==> flow/design.v <==
module timer_peripheral (
    input wire clk,
    input wire reset_n,
    input wire [15:0] addr,
    input wire [31:0] data_in,
    output reg [31:0] data_out,
    input wire write_enable,
    input wire read_enable,
    output reg interrupt,
    input wire interrupt_ack,
    output wire ready,
    output wire [7:0] timer_count
);
    reg [7:0] count_reg;
    reg [7:0] load_value;
    reg timer_enable;
    reg interrupt_enable;
    reg interrupt_flag;
    reg [15:0] prescaler;
    reg [15:0] prescaler_counter;
    localparam TIMER_COUNT_REG = 16'h0000;   
    localparam TIMER_LOAD_REG  = 16'h0004;   
    localparam TIMER_CTRL_REG  = 16'h0008;   
    localparam TIMER_CLEAR_REG = 16'h000C;   
    localparam TIMER_STATUS_REG = 16'h0010;  
    assign ready = 1'b1;
    assign timer_count = count_reg;
    always @(posedge clk or negedge reset_n) begin
        if (!reset_n) begin
            count_reg <= 8'h0F;            
            load_value <= 8'h0F;
            timer_enable <= 1'b1;          
            interrupt_enable <= 1'b1;      
            interrupt_flag <= 1'b0;
            prescaler <= 16'h00FF;         
            prescaler_counter <= 16'h0000;
            interrupt <= 1'b0;
            data_out <= 32'h00000000;
        end else begin
            if (timer_enable) begin
                if (prescaler_counter >= prescaler) begin
                    prescaler_counter <= 16'h0000;
                    if (count_reg == 8'h00) begin
                        interrupt_flag <= 1'b1;
                        if (interrupt_enable) begin
                            interrupt <= 1'b1;
                        end
                        count_reg <= load_value;  
                    end else begin
                        count_reg <= count_reg - 1'b1;
                    end
                end else begin
                    prescaler_counter <= prescaler_counter + 1'b1;
                end
            end
            if (interrupt_ack) begin
                interrupt <= 1'b0;
                interrupt_flag <= 1'b0;
            end
            if (read_enable) begin
                case (addr)
                    TIMER_COUNT_REG: begin
                        data_out <= {24'h000000, count_reg};
                    end
                    TIMER_LOAD_REG: begin
                        data_out <= {24'h000000, load_value};
                    end
                    TIMER_CTRL_REG: begin
                        data_out <= {30'h00000000, interrupt_enable, timer_enable};
                    end
                    TIMER_STATUS_REG: begin
                        data_out <= {31'h00000000, interrupt_flag};
                    end
                    default: begin
                        data_out <= 32'h00000000;
                    end
                endcase
            end else if (write_enable) begin
                case (addr)
                    TIMER_LOAD_REG: begin
                        load_value <= data_in[7:0];
                    end
                    TIMER_CTRL_REG: begin
                        timer_enable <= data_in[0];
                        interrupt_enable <= data_in[1];
                    end
                    TIMER_CLEAR_REG: begin
                        if (data_in[0]) begin
                            interrupt <= 1'b0;
                            interrupt_flag <= 1'b0;
                        end
                    end
                    default: begin
                    end
                endcase
                data_out <= 32'h00000000;
            end else begin
                data_out <= 32'h00000000;
            end
        end
    end
endmodule
module led_gpio_peripheral (
    input wire clk,
    input wire reset_n,
    input wire [15:0] addr,
    input wire [31:0] data_in,
    output reg [31:0] data_out,
    input wire write_enable,
    input wire read_enable,
    output reg [7:0] led_out,
    output wire ready
);
    reg [7:0] led_data_reg;
    reg [7:0] led_direction_reg;   
    reg [7:0] led_input_reg;       
    localparam LED_DATA_REG = 16'h0000;       
    localparam LED_DIR_REG  = 16'h0004;       
    localparam LED_INPUT_REG = 16'h0008;      
    assign ready = 1'b1;
    always @(posedge clk or negedge reset_n) begin
        if (!reset_n) begin
            led_data_reg <= 8'h00;
            led_direction_reg <= 8'hFF;     
            led_out <= 8'h00;
            data_out <= 32'h00000000;
            led_input_reg <= 8'h00;
        end else begin
            led_out <= led_data_reg & led_direction_reg;
            if (read_enable) begin
                case (addr)
                    LED_DATA_REG: begin
                        data_out <= {24'h000000, led_data_reg};
                    end
                    LED_DIR_REG: begin
                        data_out <= {24'h000000, led_direction_reg};
                    end
                    LED_INPUT_REG: begin
                        data_out <= {24'h000000, led_out};
                    end
                    default: begin
                        data_out <= 32'h00000000;
                    end
                endcase
            end else if (write_enable) begin
                case (addr)
                    LED_DATA_REG: begin
                        led_data_reg <= data_in[7:0];
                    end
                    LED_DIR_REG: begin
                        led_direction_reg <= data_in[7:0];
                    end
                    default: begin
                    end
                endcase
                data_out <= 32'h00000000;
            end else begin
                data_out <= 32'h00000000;
            end
        end
    end
endmodule
module memory_peripheral (
    input wire clk,
    input wire reset_n,
    input wire [15:0] addr,
    input wire [31:0] data_in,
    output reg [31:0] data_out,
    input wire write_enable,
    input wire read_enable,
    output wire ready
);
    reg [31:0] ram_memory [0:63];
    reg [5:0] ram_addr;
    integer i;   
    assign ready = 1'b1;
    always @(*) begin
        ram_addr = addr[7:2];   
    end
    always @(posedge clk or negedge reset_n) begin
        if (!reset_n) begin
            data_out <= 32'h00000000;
            for (i = 0; i < 64; i = i + 1) begin
                ram_memory[i] <= 32'h00000000;
            end
        end else begin
            if (write_enable) begin
                ram_memory[ram_addr] <= data_in;
                data_out <= 32'h00000000;   
            end else if (read_enable) begin
                data_out <= ram_memory[ram_addr];
            end else begin
                data_out <= 32'h00000000;
            end
        end
    end
    wire [31:0] mem_loc_0 = ram_memory[0];
    wire [31:0] mem_loc_1 = ram_memory[1];
    wire [31:0] mem_loc_2 = ram_memory[2];
    wire [31:0] mem_loc_3 = ram_memory[3];
endmodule
module soc_top (
    input wire clk,
    input wire reset_n,
    input wire [31:0] cpu_addr,
    input wire [31:0] cpu_data_out,
    input wire cpu_write_enable,
    input wire cpu_read_enable,
    input wire cpu_interrupt_ack,
    output wire [31:0] cpu_data_in,
    output wire [7:0] led_out,
    output wire timer_interrupt,
    output wire [7:0] timer_count,
    output wire [31:0] ram_data_out,
    output wire [7:0] ram_addr_debug
);
    wire timer_select;
    wire led_select;
    wire ram_select;
    wire [31:0] timer_data_out;
    wire timer_ready;
    wire [31:0] led_data_out;
    wire led_ready;
    wire [31:0] ram_data_out_int;
    wire ram_ready;
    assign timer_select = (cpu_addr[31:16] == 16'h4000);   
    assign led_select   = (cpu_addr[31:16] == 16'h4001);   
    assign ram_select   = (cpu_addr[31:16] == 16'h2000);   
    assign cpu_data_in = timer_select ? timer_data_out :
                        led_select   ? led_data_out :
                        ram_select   ? ram_data_out_int :
                        32'h00000000;
    timer_peripheral timer_inst (
        .clk(clk),
        .reset_n(reset_n),
        .addr(cpu_addr[15:0]),
        .data_in(cpu_data_out),
        .data_out(timer_data_out),
        .write_enable(cpu_write_enable & timer_select),
        .read_enable(cpu_read_enable & timer_select),
        .interrupt(timer_interrupt),
        .interrupt_ack(cpu_interrupt_ack),
        .ready(timer_ready),
        .timer_count(timer_count)
    );
    led_gpio_peripheral led_inst (
        .clk(clk),
        .reset_n(reset_n),
        .addr(cpu_addr[15:0]),
        .data_in(cpu_data_out),
        .data_out(led_data_out),
        .write_enable(cpu_write_enable & led_select),
        .read_enable(cpu_read_enable & led_select),
        .led_out(led_out),
        .ready(led_ready)
    );
    memory_peripheral ram_inst (
        .clk(clk),
        .reset_n(reset_n),
        .addr(cpu_addr[15:0]),
        .data_in(cpu_data_out),
        .data_out(ram_data_out_int),
        .write_enable(cpu_write_enable & ram_select),
        .read_enable(cpu_read_enable & ram_select),
        .ready(ram_ready)
    );
    assign ram_data_out = ram_data_out_int;
    assign ram_addr_debug = cpu_addr[7:0];
endmodule
# From RTL to reports: soc_top
# Tool output for the design above, in the order of the flow.
# Line numbers count from 1 in the design file above.
# Operators: Yosys type, input widths -> output width; for muxes data width and select width s.
# Library cell names are shortened.
inputs:
  top_module: "soc_top"
  clk_port: "clk"
  library: "sky130hd"
  pvt_corner: "tt_025C_1v80"

# Word-level counts
# Yosys after proc, flatten, opt, wreduce and memory -nomap, before mapping. Enables and synchronous resets that opt folds into registers are not counted as muxes. Print and check cells are not counted. Equal cells are merged and count once.
word_totals:
  regBits: 2204
  in_bits: 69
  out_inout_bits: 89
op_classes:
  n_addsub: 2
  cmp: 1
  eq_ne: 70
  muxes: 29
  n_logic: 9
  reduce_logical: 72
op_table:
  columns: ["op", "count"]
  rows:
  - ["$pmux 32 s64", 1]
  - ["$mux 32", 7]
  - ["$eq 6x6->1 const B", 32]
  - ["$reduce_and 2->1", 65]
  - ["$eq 6x5->1 const B", 16]
  - ["$eq 6x4->1 const B", 8]
  - ["$eq 16x15->1 const B", 2]
  - ["$eq 16x4->1 const B", 2]
  - ["$pmux 8 s4", 1]
  - ["$eq 6x3->1 const B", 4]
  - ["$pmux 8 s3", 1]
  - ["$mux 1", 17]
  - ["$add 16x1->16 const B", 1]
  - ["$eq 16x14->1 const B", 1]
  - ["$eq 16x3->1 const B", 1]
  - ["$eq 16x5->1 const B", 1]
  - ["$ge 16x8->1 const B", 1]
  - ["$logic_not 16->1", 1]
  - ["$mux 16", 1]
  - ["$reduce_and 3->1", 4]
  - ["$eq 6x2->1 const B", 2]
  - ["$sub 8x1->8 const B", 1]
  - ["$and 8x8->8", 1]
  - ["$logic_not 8->1", 1]
  - ["$mux 8", 1]
  - ["$and 1x1->1", 6]
  - ["$eq 6x1->1 const B", 1]
  - ["$logic_not 6->1", 1]
  - ["$not 1->1", 2]

# Depth
# Longest topological path by Yosys (ltp), each cell counted once; first at word level (registers and memories cut), then after technology mapping (sequential cells cut; the memories' decode and read muxes count).
depth:
  depth_word: 9
  ABC_AREA: 0
  mapped_depth: 11
  depth_no_buf: 7

# Synthesis result
# Source: synth_stat.txt of the flow (Yosys; design flattened, memories mapped). It holds for the ABC_AREA given above (unset counts as 0); a run with the other value may have another netlist.
# The area totals of this step are shown rounded.
by_type:
  columns: ["cell", "count", "type_area_um2"]
  rows:
  - ["dfrtp_1", 2138, 5.35E+04]
  - ["mux2_1", 1800, 2.03E+04]
  - ["a22oi_1", 790, 5.93E+03]
  - ["mux2_2", 275, 3096.72]
  - ["clkbuf_1", 354, 1.33E+03]
  - ["buf_2", 253, 1.27E+03]
  - ["nand4_1", 170, 1063.52]
  - ["and3_1", 136, 850.816]
  - ["mux2i_1", 63, 630.605]
  - ["and2_1", 82, 512.992]
  - ["dfstp_2", 18, 472.954]
  - ["a2bb2oi_1", 47, 411.645]
  - ["nand3_1", 78, 390.374]
  - ["nand2_1", 103, 386.621]
  - ["a2111oi_0", 42, 367.853]
  - ["nor4_1", 56, 350.336]
  - ["a21oi_1", 60, 300.288]
  - ["buf_1", 76, 285.274]
# Not listed: further types 47, cells in them 319.
mapped:
  stdcells: 6860
  yosys_area_mm2: 0.0936
  ffs: 2156
  buf_cells: 700
# By module: a second synthesis without flattening, with its own total; a netlist apart from the flattened one above.
unflattened:
  hier_cells: 7106
  hier_area_mm2: 0.0957
# Each row is one instance without its submodules.
by_module:
  columns: ["module", "instances", "n_cells", "mod_area_mm2", "mod_seq_area_mm2"]
  rows:
  - ["memory_peripheral", 1, 6595, 0.0908, 0.052]
  - ["timer_peripheral", 1, 231, 0.00231, 0.00111]
  - ["led_gpio_peripheral", 1, 133, 0.00156, 0.000811]
  - ["soc_top", 1, 147, 0.00102, 0]

# Timing after synthesis
# Path of least setup slack by OpenSTA after synthesis, without wires, with an ideal clock, recovery checks aside; 20% of the period is set as input and as output delay. Where synthesis merged equal registers, the netlist keeps one of their names.
synth_path:
  path_type: "input-to-output"
  startpoint: "input cpu_addr[22]"
  endpoint: "output cpu_data_in[2]"
  tclk_ns: 10.0
  input_delay_ns: 2.000
  output_delay_ns: 2.000
  launch_ns: 2.000
  t_arrival_ns: 3.355
  required_time_ns: 8.000
  slack_ns: 4.645
  path_delay_ns: 1.355
  stages: 6
  synth_period_reached_ns: 5.355
# "path_delay_ns" is the arrival time less input delay plus setup time.
# At an output port there is no setup time.
# "stages" counts driving pins, that of a launching flip-flop among them; a cell with two outputs on the path counts twice.
# "synth_period_reached_ns" = period - worst setup slack (recovery checks aside). The figure is calculated, with input and output delays left at 20% of the set period.
# Between the ends stands the longest chain of elaborated cells between them, by number of cells; it is not shown to be the way that was timed. Of several equally long chains one is given.
# A line is the first line of the expression or statement that the cell stems from. Yosys adds cells for indexed reads and writes and turns some case tables into memories.
synth_via:
  cell_sequence: "nor4_1 nand4b_1 nor4_4 clkbuf_1 a222oi_1 inv_1"
  elab_chain_len: 4
synth_lines:
  columns: ["item", "line", "text"]
  rows:
  - ["from (decl)", 205, "input wire [31:0] cpu_addr,"]
  - ["$eq 16x14->1", 228, "assign ram_select   = (cpu_addr[31:16] == 16'h2000);"]
  - ["$mux 32", 231, "ram_select   ? ram_data_out_int :"]
  - ["$mux 32", 230, "led_select   ? led_data_out :"]
  - ["$mux 32", 229, "assign cpu_data_in = timer_select ? timer_data_out :"]
  - ["to (decl)", 210, "output wire [31:0] cpu_data_in,"]

# Worst path after layout
# From the final timing report of run A: the path of least setup slack in the routed layout; clock arrival at registers is part of the times.
layout_path:
  path_type: "input-to-output"
  startpoint: "input cpu_addr[22]"
  endpoint: "output cpu_data_in[25]"
  tclk_ns: 10.0
  input_delay_ns: 2.00
  output_delay_ns: 2.00
  launch_ns: 2.00
  t_arrival_ns: 5.25
  required_time_ns: 8.00
  slack_ns: 2.75
  stages: 7
# Between the ends stands the longest chain of elaborated cells between them, by number of cells; it is not shown to be the way that was timed. Of several equally long chains one is given.
layout_via:
  cell_sequence: "clkdlybuf4s50_1 nor4_1 nand4b_1 nor4_4 buf_4 and2_1 clkdlybuf4s50_1"
  elab_chain_len: 4
layout_lines:
  columns: ["item", "line", "text"]
  rows:
  - ["from (decl)", 205, "input wire [31:0] cpu_addr,"]
  - ["$eq 16x14->1", 228, "assign ram_select   = (cpu_addr[31:16] == 16'h2000);"]
  - ["$mux 32", 231, "ram_select   ? ram_data_out_int :"]
  - ["$mux 32", 230, "led_select   ? led_data_out :"]
  - ["$mux 32", 229, "assign cpu_data_in = timer_select ? timer_data_out :"]
  - ["to (decl)", 210, "output wire [31:0] cpu_data_in,"]

# Below are 4 stored runs of the flow (Yosys, OpenROAD; platform sky130hd) on soc_top, each with its settings and what was measured, unordered. Constraints: input delay and output delay 20% of the set period each, output load 0.01 pF.
# "achieved_clock_period_ns": clock period set for the run, less the worst setup slack. It is reckoned from that one timing run; input and output delays stay at 20% of the period that was set.
# By "worstPathTime_ns" is meant the share of the clock period that the worst setup path is allowed (20% is reserved at inputs, 20% at outputs), minus its slack. Clock arrival times at its registers enter into it.
# "power_total_uw": no workload was simulated; the value follows from the tool's default switching activity.
# The results are shown rounded.
runs:
  - name: "run A"
    settings:
      CORE_UTILIZATION: 35
      PLACE_DENSITY: 0.5
      period_ns: 10.0
      CAP_MARGIN: 20
      CORE_MARGIN: 2
      SLEW_MARGIN: 20
    results:
      power_total_uw: 18100
      layout_utilization_pct: 40.2
      yosys.chip_area_mm2: 0.0936
      worstPathTime_ns: 3.25
      worst_setup_path_type: "input-to-output"
      total_negative_slack_ns: 0.000
      setup_worst_slack_ns: 2.75
      cell_area_final_mm2: 0.107
      die_mm2: 0.272
      ws_hold_ns: 0.482
      achieved_clock_period_ns: 7.247
  - name: "run B"
    settings:
      CORE_UTILIZATION: 18
      PLACE_DENSITY: 0.5
      period_ns: 7.31
      CAP_MARGIN: 20
      CORE_MARGIN: 2
      SLEW_MARGIN: 20
    results:
      power_total_uw: 24700
      layout_utilization_pct: 21.6
      yosys.chip_area_mm2: 0.0936
      worstPathTime_ns: 2.55
      worst_setup_path_type: "input-to-output"
      total_negative_slack_ns: 0.000
      setup_worst_slack_ns: 1.84
      cell_area_final_mm2: 0.112
      die_mm2: 0.526
      ws_hold_ns: 0.406
      achieved_clock_period_ns: 5.473
  - name: "run C"
    settings:
      ABC_AREA: 1
      CORE_UTILIZATION: 49
      CTS_CLUSTER_DIAMETER: 123
      MIN_ROUTING_LAYER: "met2"
      PLACE_DENSITY_LB_ADDON: 0.14
      period_ns: 10.0
      CAP_MARGIN: 20
      CORE_MARGIN: 2
      SLEW_MARGIN: 20
    results:
      power_total_uw: 18400
      layout_utilization_pct: 54.2
      yosys.chip_area_mm2: 0.0972
      worstPathTime_ns: 2.96
      worst_setup_path_type: "input-to-output"
      total_negative_slack_ns: 0.000
      setup_worst_slack_ns: 3.04
      cell_area_final_mm2: 0.107
      die_mm2: 0.202
      ws_hold_ns: 0.481
      achieved_clock_period_ns: 6.956
  - name: "run D"
    settings:
      CORE_UTILIZATION: 35
      PLACE_DENSITY: 0.5
      period_ns: 8.22
      CAP_MARGIN: 20
      CORE_MARGIN: 2
      SLEW_MARGIN: 20
    results:
      power_total_uw: 22000
      layout_utilization_pct: 40.3
      yosys.chip_area_mm2: 0.0936
      worstPathTime_ns: 3.14
      worst_setup_path_type: "input-to-output"
      total_negative_slack_ns: 0.000
      setup_worst_slack_ns: 1.79
      cell_area_final_mm2: 0.107
      die_mm2: 0.272
      ws_hold_ns: 0.483
      achieved_clock_period_ns: 6.429
